==> flow/design.v <==
module alu(opcode, operand_1, operand_2, result, nzcv_old, nzcv, c_from_shifter, isWriteback);
parameter N = 32; 
input[3:0] opcode;	 
input wire [N-1:0] operand_1;  
input wire [N-1:0] operand_2;
input wire[3:0] nzcv_old;  
input wire c_from_shifter; 
output reg isWriteback;  
output reg[N-1:0] result;  
output reg [3:0] nzcv; 	 
reg cin;
reg cout;
reg[N-1:0] neg;
always @(*) begin
	cin = 0;
	cout = 0;
	neg = 0;
	nzcv= nzcv_old;
	case(opcode)
		4'd0: begin
			result = operand_1 & operand_2;
			nzcv[1] = c_from_shifter;
			isWriteback = 1;
		end
		4'd1: begin
			result = operand_1 ^ operand_2;
			isWriteback = 1;
			nzcv[1] = c_from_shifter;
		end
		4'd2: begin
			neg = -operand_2;
			{cin, result[N-2:0]} = operand_1[N-2:0]+neg[N-2:0]; 
			{cout, result[N-1]} = cin+ operand_1[N-1]+neg[N-1];
			nzcv[1]  = cout;	 
			nzcv[0] = cin^cout;  
			isWriteback = 1;
		end
		4'd3: begin
			neg = -operand_1;
			{cin, result[N-2:0]} = operand_2[N-2:0]+neg[N-2:0]; 
			{cout, result[N-1]} = cin+ operand_2[N-1]+neg[N-1];
			nzcv[1]  = cout;	 
			nzcv[0] = cin^cout;  
			isWriteback = 1;
		end
		4'd4: begin
			{cin, result[N-2:0]} = operand_1[N-2:0]+operand_2[N-2:0]; 
			{cout, result[N-1]} = cin+ operand_1[N-1]+operand_2[N-1];
			nzcv[1]  = cout;	 
			nzcv[0] = cin^cout;  
			isWriteback = 1;
		end
		4'd5: begin
			{cin, result[N-2:0]} = operand_1[N-2:0]+operand_2[N-2:0]+nzcv_old[1]; 
			{cout, result[N-1]} = cin+ operand_1[N-1]+operand_2[N-1];
			nzcv[1]  = cout;	 
			nzcv[0] = cin^cout;  
			isWriteback = 1;
		end
		4'd6: begin
			neg = -operand_2;
			{cin, result[N-2:0]} = operand_1[N-2:0]+neg[N-2:0]+nzcv_old[1]-1; 
			{cout, result[N-1]} = cin+ operand_1[N-1]+neg[N-1];
			nzcv[1]  = cout;	 
			nzcv[0] = cin^cout;  
			isWriteback = 1;
		end
		4'd7: begin
			neg = -operand_1;
			{cin, result[N-2:0]} = operand_2[N-2:0]+neg[N-2:0]+nzcv_old[1]-1; 
			{cout, result[N-1]} = cin+ operand_2[N-1]+neg[N-1];
			nzcv[1]  = cout;	 
			nzcv[0] = cin^cout;  
			isWriteback = 1;
		end
		4'd8: begin
			result = operand_1 & operand_2;
			isWriteback = 0;
			nzcv[1] = c_from_shifter;
		end
		4'd9: begin
			result = operand_1 ^ operand_2;
			isWriteback = 0;
			nzcv[1] = c_from_shifter;
		end
		4'd10: begin
			neg = -operand_2;
			{cin, result[N-2:0]} = operand_1[N-2:0]+neg[N-2:0]; 
			{cout, result[N-1]} = cin+ operand_1[N-1]+neg[N-1];
			nzcv[1]  = cout;	 
			nzcv[0] = cin^cout;  
			isWriteback = 0;
		end
		4'd11: begin
			{cin, result[N-2:0]} = operand_1[N-2:0]+operand_2[N-2:0]; 
			{cout, result[N-1]} = cin+ operand_1[N-1]+operand_2[N-1];
			nzcv[1]  = cout;	 
			nzcv[0] = cin^cout;  
			isWriteback = 0;
		end
		4'd12: begin
			result = operand_1 | operand_2;
			isWriteback = 1;
			nzcv[1] = c_from_shifter;
		end
		4'd13: begin
			result = operand_2;
			isWriteback = 1;
			nzcv[1] =c_from_shifter;
		end
		4'd14: begin
			result = operand_1 & (~operand_2);
			isWriteback = 1;
			nzcv[1] =c_from_shifter;
		end
		4'd15: begin
			result = ~operand_2;
			isWriteback = 1;
			nzcv[1] = c_from_shifter;
		end
	endcase
	nzcv[3] = result[N-1]; 	 
	nzcv[2] = (result == 0);  
end
endmodule
module bshift(instr_bit_25,imm_value, Rm, Rs, operand2, cin, c_to_alu, direct_data, use_shifter);
	parameter n=32;
	input [n-1:0] direct_data;
	input use_shifter;
	input instr_bit_25;  
	input [11:0] imm_value;  
	input [n-1:0] Rm;
	input [n-1:0] Rs;
	output [n-1:0] operand2;  
	input cin;
	output reg c_to_alu;
	wire instr_bit_25;
	wire [11:0] imm_value;
	reg [n-1:0] in;
	reg [n-1:0] out;
	reg [7:0] shiftby;  
	reg [n-1:0] junk;
	assign operand2 =(use_shifter==1)?out:direct_data ;
	always @* begin 
		in = 0;
		shiftby = 0;
		junk = 0;
		out = 0;
		c_to_alu = 0;
		if (instr_bit_25) begin
			in[n-1:8] = 0;
			in[7:0] = imm_value[7:0];
			shiftby[0]=0;
			shiftby[7:4]=4'd0;
			shiftby[4:1] = imm_value[11:8];
			{junk,out} = {in,in} >> shiftby[7:0];
			if(shiftby[7:0]==0) c_to_alu = cin;
			else c_to_alu = out[31];
		end
		else begin  
			if(imm_value[6:4] == 0) begin
				in = Rm;
				{c_to_alu,out} = {cin ,in} << imm_value[11:7];
			end
			if(imm_value[6:4] == 3'd1) begin
				in = Rm;
				shiftby[7:0] = Rs[7:0];
				{c_to_alu,out} = {cin,in} << shiftby[7:0];
			end
			if(imm_value[6:4] == 3'd2) begin
				in = Rm;
				{out, c_to_alu} = {in,cin} >> imm_value[11:7];
			end
			if(imm_value[6:4] == 3'd3) begin
				in = Rm;
				shiftby[7:0] = Rs[7:0];
				{out, c_to_alu} = {in,cin} >> shiftby[7:0];
			end
			if(imm_value[6:4] == 3'd4) begin
				in = Rm;
				if(in[n-1]){junk,out, c_to_alu} = {32'hFFFFFFFF,in,cin} >> imm_value[11:7];
				else {out, c_to_alu} = {in,cin} >> imm_value[11:7];
			end
			if(imm_value[6:4] == 3'd5) begin
				in = Rm;
				shiftby[7:0] = Rs[7:0];
				if(in[n-1]) {junk,out, c_to_alu} = {32'hFFFFFFFF,in,cin} >> shiftby[7:0];
				else {out,c_to_alu} = {in,cin} >> shiftby[7:0];
			end
			if((imm_value[6:4] == 3'd6)&&(imm_value[11:7]!=5'd0)) begin
				in = Rm;
				{junk,out,c_to_alu} = {in,in,cin} >> imm_value[11:7];
			end
			if(imm_value[6:4] == 3'd7) begin
				in=Rm;
				shiftby[7:0] = Rs[7:0];
				{junk,out,c_to_alu} = {in,in,cin} >> shiftby[4:0];  
			end
			if((imm_value[6:4] == 3'd6)&&(imm_value[11:7]==5'd0)) begin
				in= Rm;
				{out, c_to_alu} = {cin, in};
			end
		end
	end
endmodule 
module cond ( nzcv,  condition_code, will_this_be_executed);
input wire[3:0] nzcv;
input wire[3:0] condition_code;
output reg will_this_be_executed;
always @* begin
case(condition_code)
	0: begin	 
	if(nzcv[2] == 1)  will_this_be_executed = 1;
	else will_this_be_executed = 0;	
	end
	1: begin  
	if(nzcv[2] == 0)  will_this_be_executed = 1;
	else will_this_be_executed = 0;	
	end
	2: begin  
	if(nzcv[1] == 1)  will_this_be_executed = 1;
	else will_this_be_executed = 0;	
	end	
	3: begin  
	if(nzcv[1] == 0)  will_this_be_executed = 1;
	else will_this_be_executed = 0;	
	end	
	4: begin  
	if(nzcv[3] == 1)  will_this_be_executed = 1;
	else will_this_be_executed = 0;	
	end	
	5: begin  
	if(nzcv[3] == 0)  will_this_be_executed = 1;
	else will_this_be_executed = 0;	
	end	
	6: begin  
	if(nzcv[0] == 1)  will_this_be_executed = 1;
	else will_this_be_executed = 0;	
	end	
	7: begin  
	if(nzcv[0] == 0)  will_this_be_executed = 1;
	else will_this_be_executed = 0;	
	end	
	8: begin  
	if(nzcv[1] == 1 && nzcv[2] == 0)  will_this_be_executed = 1;
	else will_this_be_executed = 0;	
	end	
	9: begin  
	if(nzcv[1] == 0 && nzcv[2] == 1)  will_this_be_executed = 1;
	else will_this_be_executed = 0;	
	end	
	10: begin  
	if(nzcv[3] == nzcv[0])  will_this_be_executed = 1;
	else will_this_be_executed = 0;	
	end	
	11: begin  
	if(nzcv[3] != nzcv[0])  will_this_be_executed = 1;
	else will_this_be_executed = 0;	
	end	
	12: begin  
	if(nzcv[2] == 0 && nzcv[3] == nzcv[0])  will_this_be_executed = 1;
	else will_this_be_executed = 0;	
	end	
	13: begin  
	if(nzcv[2] == 0 || nzcv[3] != nzcv[0])  will_this_be_executed = 1;
	else will_this_be_executed = 0;	
	end	
	14: begin  
	will_this_be_executed = 1;	
	end	
	15: begin  
	will_this_be_executed = 1;
	end
endcase
end
endmodule
module multiplier(    Rs, Rm, result  );
parameter N = 32; 
output wire[N-1:0] result;
input wire[N-1:0] Rs;
input wire[N-1:0] Rm;
assign result = Rm*Rs;
endmodule
module inst_decode(ir, instr_type);
input wire [31:0] ir;
output reg[3:0] instr_type;
always@* begin
	instr_type = 9;
	if(ir[27] == 1 && ir[26] ==1) instr_type = 12;
	if(ir[27] == 1 && ir[26] == 0) begin
		if(ir[25] == 0) instr_type = 10;
		else if(ir[25] == 1) instr_type = 11;
	end
	if(ir[27] == 0 && ir[26] == 1) begin
		if(ir[25] == 0) instr_type = 8;
		else begin
			if(ir[4] == 1) instr_type = 9;
			if(ir[4] == 0) instr_type = 8;
		end
	end
	if(ir[27] == 0 && ir[26] == 0) begin
		if(ir[25] == 1) instr_type = 7;
		else begin
			if(ir[11:8] == 4'b1111 && ir[7:4] == 4'b0001) instr_type = 2;
			else if( (( ir[7] ==1) && (ir[4] == 1)) == 0) instr_type = 7;
			else if( ir[6] == 1) instr_type = 6;
			else if( ir[6] == 0 && ir[5] == 1 && ir[22] == 1) instr_type = 5;
			else if( ir[6] == 0 && ir[5] == 1 && ir[22] == 1) instr_type = 4;
			else if( ir[6] == 0 && ir[5] == 0 && ir[24] == 1) instr_type = 3;
			else if( ir[6] == 0 && ir[5] == 0 && ir[24] == 0 && ir[23] ==1) instr_type = 1;
			else if( ir[6] == 0 && ir[5] == 0 && ir[24] == 0 && ir[23] ==0) instr_type = 0;
		end
	end
end
endmodule
module arm7_execute (
	input             clk,
	input      [31:0] instr_i,   
	input      [31:0] rn_i,      
	input      [31:0] rd_i,      
	input      [31:0] rs_i,      
	input      [31:0] rm_i,      
	input      [31:0] pc_i,      
	input      [3:0]  nzcv_i,    
	output reg [31:0] result_o,
	output reg [3:0]  nzcv_o,
	output reg        wb_o,
	output reg        exec_o
);
localparam T_MULTIPLY          = 4'd0;
localparam T_DATA_PROCESSING   = 4'd7;
localparam T_LOAD_STORE        = 4'd8;
localparam T_BRANCH            = 4'd11;
localparam OP_SUB              = 4'd2;
localparam OP_ADD              = 4'd4;
reg [31:0] instr_q, rn_q, rd_q, rs_q, rm_q, pc_q;
reg [3:0]  nzcv_q;
always @(posedge clk) begin
	instr_q <= instr_i;
	rn_q    <= rn_i;
	rd_q    <= rd_i;
	rs_q    <= rs_i;
	rm_q    <= rm_i;
	pc_q    <= pc_i;
	nzcv_q  <= nzcv_i;
end
wire [3:0]  instr_type;
wire [31:0] mult_result;
wire [31:0] shifter_result;
wire        c_to_alu;
wire [31:0] alu_result;
wire [3:0]  alu_nzcv;
wire        alu_is_writeback;
wire        will_this_be_executed;
reg        use_shifter;
reg [31:0] alu_operand_1;
reg [31:0] alu_operand_2;
reg [3:0]  alu_opcode;
inst_decode InstructionDecoder(
	.ir(instr_q),
	.instr_type(instr_type)
);
multiplier Multiplier(
	.Rs(rs_q),
	.Rm(rm_q),
	.result(mult_result)
);
always @(*) begin
	alu_operand_2 = 0;
	case (instr_type)
		T_DATA_PROCESSING: begin
			alu_operand_1 = rn_q;
			use_shifter = 1;
			alu_opcode = instr_q[24:21];
		end
		T_MULTIPLY: begin
			alu_operand_1 = (instr_q[21] == 1) ? rd_q : 32'd0;	 
			alu_operand_2 = mult_result;
			use_shifter = 0;
			alu_opcode = OP_ADD;
		end
		T_BRANCH: begin
			alu_operand_1 = pc_q - 4;
			alu_operand_2 = (instr_q[23] == 1) ? {6'b111111, instr_q[23:0], 2'b00} : {6'b000000, instr_q[23:0], 2'b00};
			use_shifter = 0;
			alu_opcode = OP_ADD;
		end
		T_LOAD_STORE: begin
			alu_operand_1 = rn_q;
			use_shifter = 1;
			alu_opcode = (instr_q[23] == 1) ? OP_ADD : OP_SUB;
		end
		default: begin
			alu_operand_1 = rn_q;
			use_shifter = 1;
			alu_opcode = OP_ADD;
		end
	endcase
end
bshift BarrelShifter(
	.instr_bit_25(instr_q[25]),
	.imm_value(instr_q[11:0]),
	.Rs(rs_q),
	.Rm(rm_q),
	.cin(nzcv_q[1]),
	.direct_data(alu_operand_2),
	.use_shifter(use_shifter),
	.operand2(shifter_result),
	.c_to_alu(c_to_alu)
);
alu ALU(
	.opcode(alu_opcode),
	.operand_1(alu_operand_1),
	.operand_2(shifter_result),
	.nzcv_old(nzcv_q),
	.c_from_shifter(c_to_alu),
	.result(alu_result),
	.nzcv(alu_nzcv),
	.isWriteback(alu_is_writeback)
);
cond conditionFieldChecker(
	.nzcv(nzcv_q),
	.condition_code(instr_q[31:28]),
	.will_this_be_executed(will_this_be_executed)
);
always @(posedge clk) begin
	result_o <= alu_result;
	nzcv_o   <= alu_nzcv;
	wb_o     <= alu_is_writeback;
	exec_o   <= will_this_be_executed;
end
endmodule
### Tool chain data of arm7_execute

Tool output for the design above, in the order of the flow.
Lines are those of the file above, counted from 1.
The mark -- stands for no value.

| set-up | value |
|---|---|
| top module | arm7_execute |
| clock port | clk |
| standard-cell library | sky130hd |
| library corner | tt_025C_1v80 |

### Word-level counts

Yosys after proc, flatten, opt, wreduce and memory -nomap, before mapping. Enables and synchronous resets that opt folds into registers are not counted as muxes. Memory bits, and registers merged into a memory's read port (data or address), are not among the register bits. Print and check cells are not counted. Equal cells are merged and count once.

| bit counts | value |
|---|---|
| register bits after elaboration | 234 |
| input bits | 197 |
| output and inout port bits | 38 |
| elaborated cells | 209 |

| cells by class | value |
|---|---|
| add/sub/neg operators | 23 |
| $mul | 1 |
| eq/ne operators | 44 |
| shift-type cells | 9 |
| mux-type cells | 65 |
| bitwise gates (word level) | 19 |
| reductions and logical operators | 37 |

Operators by type and width:

| cell | number |
|---|---|
| 32-bit by 32-bit multiplier with 32-bit output | 1 |
| 32-bit two-way mux | 13 |
| 31-bit case mux with 12-bit select | 1 |
| 65-bit by 5-bit right shift with 33-bit output | 3 |
| 32-bit case mux with 2-bit select | 2 |
| 31-bit by 31-bit adder with 32-bit output | 3 |
| 32-bit by 1-bit adder with 32-bit output | 3 |
| 4-bit == test with constant B | 19 |
| 33-bit two-way mux | 2 |
| 65-bit by 8-bit right shift with 33-bit output | 1 |
| 32-bit by 1-bit subtractor with 32-bit output with constant B | 2 |
| 32-bit bitwise AND | 2 |
| 32-bit negator | 2 |
| 32-bit zero test | 2 |
| 4-bit two-way mux | 11 |
| 40-bit by 5-bit right shift with 32-bit output | 1 |
| 4-bit by 3-bit == test with 1-bit output with constant B | 9 |
| 33-bit by 5-bit left shift with 33-bit output | 1 |
| 33-bit by 5-bit right shift with 33-bit output | 1 |
| 33-bit by 8-bit left shift with 33-bit output | 1 |
| 33-bit by 8-bit right shift with 33-bit output | 1 |
| 32-bit by 3-bit subtractor with 32-bit output with constant B | 1 |
| 32-bit OR | 1 |
| 32-bit XOR | 1 |
| 32-bit inverter | 1 |
| 1-bit two-way mux | 28 |
| 1-bit logical AND | 18 |
| 4-bit by 2-bit == test with 1-bit output with constant B | 4 |

Not listed: further kinds 25, cells in them 63.

### Logic depth

Yosys ltp: most cells in a row. Word level: on the elaborated netlist, between registers, memories and ports. Mapped: between sequential cells and ports; inverters and the memories' decode and read muxes count.

| logic depth | value |
|---|---|
| word-level depth | 24 |
| ABC_AREA | 1 |
| mapped depth | 64 |

### Synthesis result

Source: synth_stat.txt of the flow (Yosys; design flattened, memories mapped). It holds for the ABC_AREA given above (unset counts as 0); a run with the other value may have another netlist.

| mapped netlist | value |
|---|---|
| standard cells after synthesis | 7413 |
| chip area (Yosys) | 45698.8 um^2 |
| sequential area | 4664.5 um^2 |
| flip-flop cells | 233 |
| buffers | 310 |

Cells by type:

| cell | number |
|---|---|
| sky130_fd_sc_hd__fa_1 | 417 |
| sky130_fd_sc_hd__nand2_1 | 2163 |
| sky130_fd_sc_hd__inv_1 | 1273 |
| sky130_fd_sc_hd__dfxtp_1 | 233 |
| sky130_fd_sc_hd__nand3_1 | 786 |
| sky130_fd_sc_hd__ha_1 | 287 |
| sky130_fd_sc_hd__nor2_1 | 585 |
| sky130_fd_sc_hd__o21ai_0 | 295 |
| sky130_fd_sc_hd__xor2_1 | 168 |
| sky130_fd_sc_hd__a21oi_1 | 273 |
| sky130_fd_sc_hd__nand4_1 | 111 |
| sky130_fd_sc_hd__clkbuf_1 | 169 |
| sky130_fd_sc_hd__xnor2_1 | 64 |
| sky130_fd_sc_hd__buf_2 | 83 |
| sky130_fd_sc_hd__nand3b_1 | 38 |
| sky130_fd_sc_hd__nor3_1 | 54 |
| sky130_fd_sc_hd__o211ai_1 | 29 |
| sky130_fd_sc_hd__a31oi_1 | 27 |

Other cell types: 50; their cells: 358.

### Worst setup path after synthesis

OpenSTA on the mapped netlist: ideal clock, no wires. The path of least setup slack (recovery checks aside). Input and output delay are each 20% of the period. Register names are those of the netlist, which keeps one name where synthesis merged equal registers.

| timing post-synthesis | value |
|---|---|
| path type | register to register |
| from | register rs_q[3] |
| to | register nzcv_o[2] |
| clock period | 13000 ps |
| library setup time | 64 ps |
| arrival | 10042 ps |
| data required time | 12936 ps |
| path slack | 2894 ps |
| delay of the path | 10106 ps |
| stages on the path | 60 |
| synthesis period reached | 10106 ps |

"delay of the path" is the arrival time less input delay plus setup time.
"stages on the path": output pins that drive a net of the path, with the launching flip-flop's if there is one; two outputs of one cell count as two.
"synthesis period reached" = period - worst setup slack (recovery checks aside). The figure is calculated, with input and output delays left at 20% of the set period.
The rows between start and end are the longest chain of elaborated cells between them; the timing report does not say that the signal goes this way. Where chains are equally long, one stands for them.
Each line given opens the expression or statement behind the cell; cells for indexed reads and writes are added by Yosys, which also makes memories of some case tables.

| between the ends, post-synthesis | value |
|---|---|
| cells stage by stage | sky130_fd_sc_hd__dfxtp_1 > sky130_fd_sc_hd__clkbuf_1 > sky130_fd_sc_hd__buf_1 > sky130_fd_sc_hd__nand2_1 > sky130_fd_sc_hd__inv_1 > sky130_fd_sc_hd__fa_1 > sky130_fd_sc_hd__inv_1 > sky130_fd_sc_hd__fa_1 > sky130_fd_sc_hd__fa_1 > sky130_fd_sc_hd__fa_1 > sky130_fd_sc_hd__inv_1 > sky130_fd_sc_hd__fa_1 > sky130_fd_sc_hd__inv_1 > sky130_fd_sc_hd__fa_1 > sky130_fd_sc_hd__inv_1 > sky130_fd_sc_hd__fa_1 > sky130_fd_sc_hd__fa_1 > sky130_fd_sc_hd__ha_1 > (+24 left out) > sky130_fd_sc_hd__nor3_1 > sky130_fd_sc_hd__nand2_1 > sky130_fd_sc_hd__nor2_1 > sky130_fd_sc_hd__nand3_1 > sky130_fd_sc_hd__xor2_1 > sky130_fd_sc_hd__inv_1 > sky130_fd_sc_hd__fa_1 > sky130_fd_sc_hd__nand2_1 > sky130_fd_sc_hd__nand3_1 > sky130_fd_sc_hd__nor3_1 > sky130_fd_sc_hd__nand3_1 > sky130_fd_sc_hd__nand2_1 > sky130_fd_sc_hd__nand2_1 > sky130_fd_sc_hd__inv_1 > sky130_fd_sc_hd__nand2_1 > sky130_fd_sc_hd__nor2_1 > sky130_fd_sc_hd__nand2_1 > sky130_fd_sc_hd__nor2_1 |
| length of the longest elaborated chain | 19 |
| elaborated cells on any way between the ends | 46 |
| classes of those cells | 21 x add/sub; 1 x mul; 4 x shift; 14 x mux; 5 x logic; 1 x reduce/logical |

RTL lines, path post-synthesis:

| what | line | source |
|---|---|---|
| from (decl) | 336 | `reg [31:0] instr_q, rn_q, rd_q, rs_q, rm_q, pc_q;` |
| from (assign) | 342 | `rs_q <= rs_i;` |
| 33-bit by 8-bit left shift with 33-bit output | 168 | `{c_to_alu,out} = {cin,in} << shiftby[7:0];` |
| 32-bit two-way mux | 165 | `if(imm_value[6:4] == 3'd1) begin` |
| 32-bit two-way mux | 170 | `if(imm_value[6:4] == 3'd2) begin` |
| 32-bit two-way mux | 174 | `if(imm_value[6:4] == 3'd3) begin` |
| 32-bit two-way mux | 179 | `if(imm_value[6:4] == 3'd4) begin` |
| 32-bit two-way mux | 184 | `if(imm_value[6:4] == 3'd5) begin` |
| 32-bit two-way mux | 190 | `if((imm_value[6:4] == 3'd6)&&(imm_value[11:7]!=5'd0)) begin` |
| (+5 left out) | -- |  |
| 31-bit by 31-bit adder with 32-bit output | 62 | `{cin, result[N-2:0]} = operand_1[N-2:0]+neg[N-2:0]+nzcv_old[1]-1;` |
| 32-bit by 1-bit adder with 32-bit output | 62 |  |
| 32-bit by 1-bit subtractor with 32-bit output | 62 |  |
| 1-bit by 1-bit adder with 2-bit output | 63 | `{cout, result[N-1]} = cin+ operand_1[N-1]+neg[N-1];` |
| 2-bit by 1-bit adder with 2-bit output | 63 |  |
| 1-bit case mux with 12-bit select | 19 | `case(opcode)` |
| 32-bit zero test | 123 | `nzcv[2] = (result == 0);` |
| to (assign) | 428 | `nzcv_o <= alu_nzcv;` |
| to (decl) | 326 | `output reg [3:0] nzcv_o,` |

### Worst path after layout

Path of least setup slack in the final report of record 1 (OpenROAD, finished layout, wires in). Where an end is a register, its clock arrival counts in the times.
The report prints the path's times to 10 ps; the period is as set.

| timing post-layout | value |
|---|---|
| path type | register to register |
| from | register rs_q[5] |
| to | register nzcv_o[2] |
| clock period | 18800 ps |
| library setup time | 50 ps |
| arrival | 15220 ps |
| data required time | 19340 ps |
| path slack | 4120 ps |
| stages on the path | 55 |

The rows between start and end are the longest chain of elaborated cells between them; the timing report does not say that the signal goes this way. Where chains are equally long, one stands for them.

| between the ends, post-layout | value |
|---|---|
| cells stage by stage | sky130_fd_sc_hd__dfxtp_1 > sky130_fd_sc_hd__clkbuf_2 > sky130_fd_sc_hd__clkbuf_1 > sky130_fd_sc_hd__nand2_1 > sky130_fd_sc_hd__inv_1 > sky130_fd_sc_hd__fa_1 > sky130_fd_sc_hd__fa_1 > sky130_fd_sc_hd__fa_1 > sky130_fd_sc_hd__inv_1 > sky130_fd_sc_hd__fa_1 > sky130_fd_sc_hd__inv_1 > sky130_fd_sc_hd__fa_1 > sky130_fd_sc_hd__inv_1 > sky130_fd_sc_hd__fa_1 > sky130_fd_sc_hd__inv_1 > sky130_fd_sc_hd__fa_1 > sky130_fd_sc_hd__fa_1 > sky130_fd_sc_hd__ha_1 > (+19 left out) > sky130_fd_sc_hd__nor2_1 > sky130_fd_sc_hd__nand2_1 > sky130_fd_sc_hd__nor2_1 > sky130_fd_sc_hd__nand3_1 > sky130_fd_sc_hd__xor2_1 > sky130_fd_sc_hd__inv_1 > sky130_fd_sc_hd__fa_1 > sky130_fd_sc_hd__nand2_1 > sky130_fd_sc_hd__nand4_1 > sky130_fd_sc_hd__nor3_1 > sky130_fd_sc_hd__nand3_1 > sky130_fd_sc_hd__nand2_1 > sky130_fd_sc_hd__nand2_1 > sky130_fd_sc_hd__inv_1 > sky130_fd_sc_hd__nand2_1 > sky130_fd_sc_hd__nor2_1 > sky130_fd_sc_hd__nand2_1 > sky130_fd_sc_hd__nor2_1 |
| length of the longest elaborated chain | 19 |
| elaborated cells on any way between the ends | 45 |
| classes of those cells | 21 x add/sub; 1 x mul; 3 x shift; 14 x mux; 5 x logic; 1 x reduce/logical |

RTL lines, path post-layout:

| what | line | source |
|---|---|---|
| from (decl) | 336 | `reg [31:0] instr_q, rn_q, rd_q, rs_q, rm_q, pc_q;` |
| from (assign) | 342 | `rs_q <= rs_i;` |
| 33-bit by 8-bit left shift with 33-bit output | 168 | `{c_to_alu,out} = {cin,in} << shiftby[7:0];` |
| 32-bit two-way mux | 165 | `if(imm_value[6:4] == 3'd1) begin` |
| 32-bit two-way mux | 170 | `if(imm_value[6:4] == 3'd2) begin` |
| 32-bit two-way mux | 174 | `if(imm_value[6:4] == 3'd3) begin` |
| 32-bit two-way mux | 179 | `if(imm_value[6:4] == 3'd4) begin` |
| 32-bit two-way mux | 184 | `if(imm_value[6:4] == 3'd5) begin` |
| 32-bit two-way mux | 190 | `if((imm_value[6:4] == 3'd6)&&(imm_value[11:7]!=5'd0)) begin` |
| (+5 left out) | -- |  |
| 31-bit by 31-bit adder with 32-bit output | 62 | `{cin, result[N-2:0]} = operand_1[N-2:0]+neg[N-2:0]+nzcv_old[1]-1;` |
| 32-bit by 1-bit adder with 32-bit output | 62 |  |
| 32-bit by 1-bit subtractor with 32-bit output | 62 |  |
| 1-bit by 1-bit adder with 2-bit output | 63 | `{cout, result[N-1]} = cin+ operand_1[N-1]+neg[N-1];` |
| 2-bit by 1-bit adder with 2-bit output | 63 |  |
| 1-bit case mux with 12-bit select | 19 | `case(opcode)` |
| 32-bit zero test | 123 | `nzcv[2] = (result == 0);` |
| to (assign) | 428 | `nzcv_o <= alu_nzcv;` |
| to (decl) | 326 | `output reg [3:0] nzcv_o,` |

Add stored flow runs of arm7_execute

Module arm7_execute, platform sky130hd: 4 stored runs of the flow (Yosys, OpenROAD) with differing settings, in no particular order. Input and output delays are each 20% of the period that was set; the output load is 0.01 pF.
"total power after layout" is the tool's figure for a default switching activity; nothing was simulated.
Settings: - = not set for that run.

| run name | ABC_AREA | CORE_MARGIN | CORE_UTILIZATION | CTS_CLUSTER_DIAMETER | CTS_CLUSTER_SIZE | GPL_ROUTABILITY_DRIVEN | GPL_TIMING_DRIVEN | HOLD_SLACK_MARGIN | PLACE_DENSITY_LB_ADDON | SETUP_SLACK_MARGIN | SLEW_MARGIN | TNS_END_PERCENT | period_ns | CAP_MARGIN | mapped cell area after synthesis (um^2) | utilization after layout (%) | total power after layout (W) | lowest setup slack (ps) | total negative slack on setup checks (ps) | standard-cell area of the final layout (um^2) | die area (um^2) |
|---|---|---|---|---|---|---|---|---|---|---|---|---|---|---|---|---|---|---|---|---|---|
| record 1 | 1 | 4 | 19 | 208 | 49 | 1 | 0 | 0.24 | 0.12 | -0.6 | 40 | 60 | 18.8 | 20 | 45698.8 | 22.2 | 0.011809 | 4124 | 0 | 52869.5 | 248432.0 |
| record 2 | - | 2 | 40 | - | - | - | - | - | - | - | 20 | - | 13.0 | 20 | 44016.0 | 46.2 | 0.014986 | 660 | 0 | 50403.3 | 112708.0 |
| record 3 | 1 | 2 | 19 | 59 | 49 | 0 | 1 | 0.24 | 0.12 | -0.6 | 20 | 60 | 13.8 | 20 | 45698.8 | 22.2 | 0.015965 | 896 | 0 | 53162.2 | 244461.0 |
| record 4 | - | 2 | 40 | - | - | - | - | - | - | - | 20 | - | 16.6 | 20 | 44016.0 | 44.8 | 0.011947 | 2673 | 0 | 48795.5 | 112708.0 |
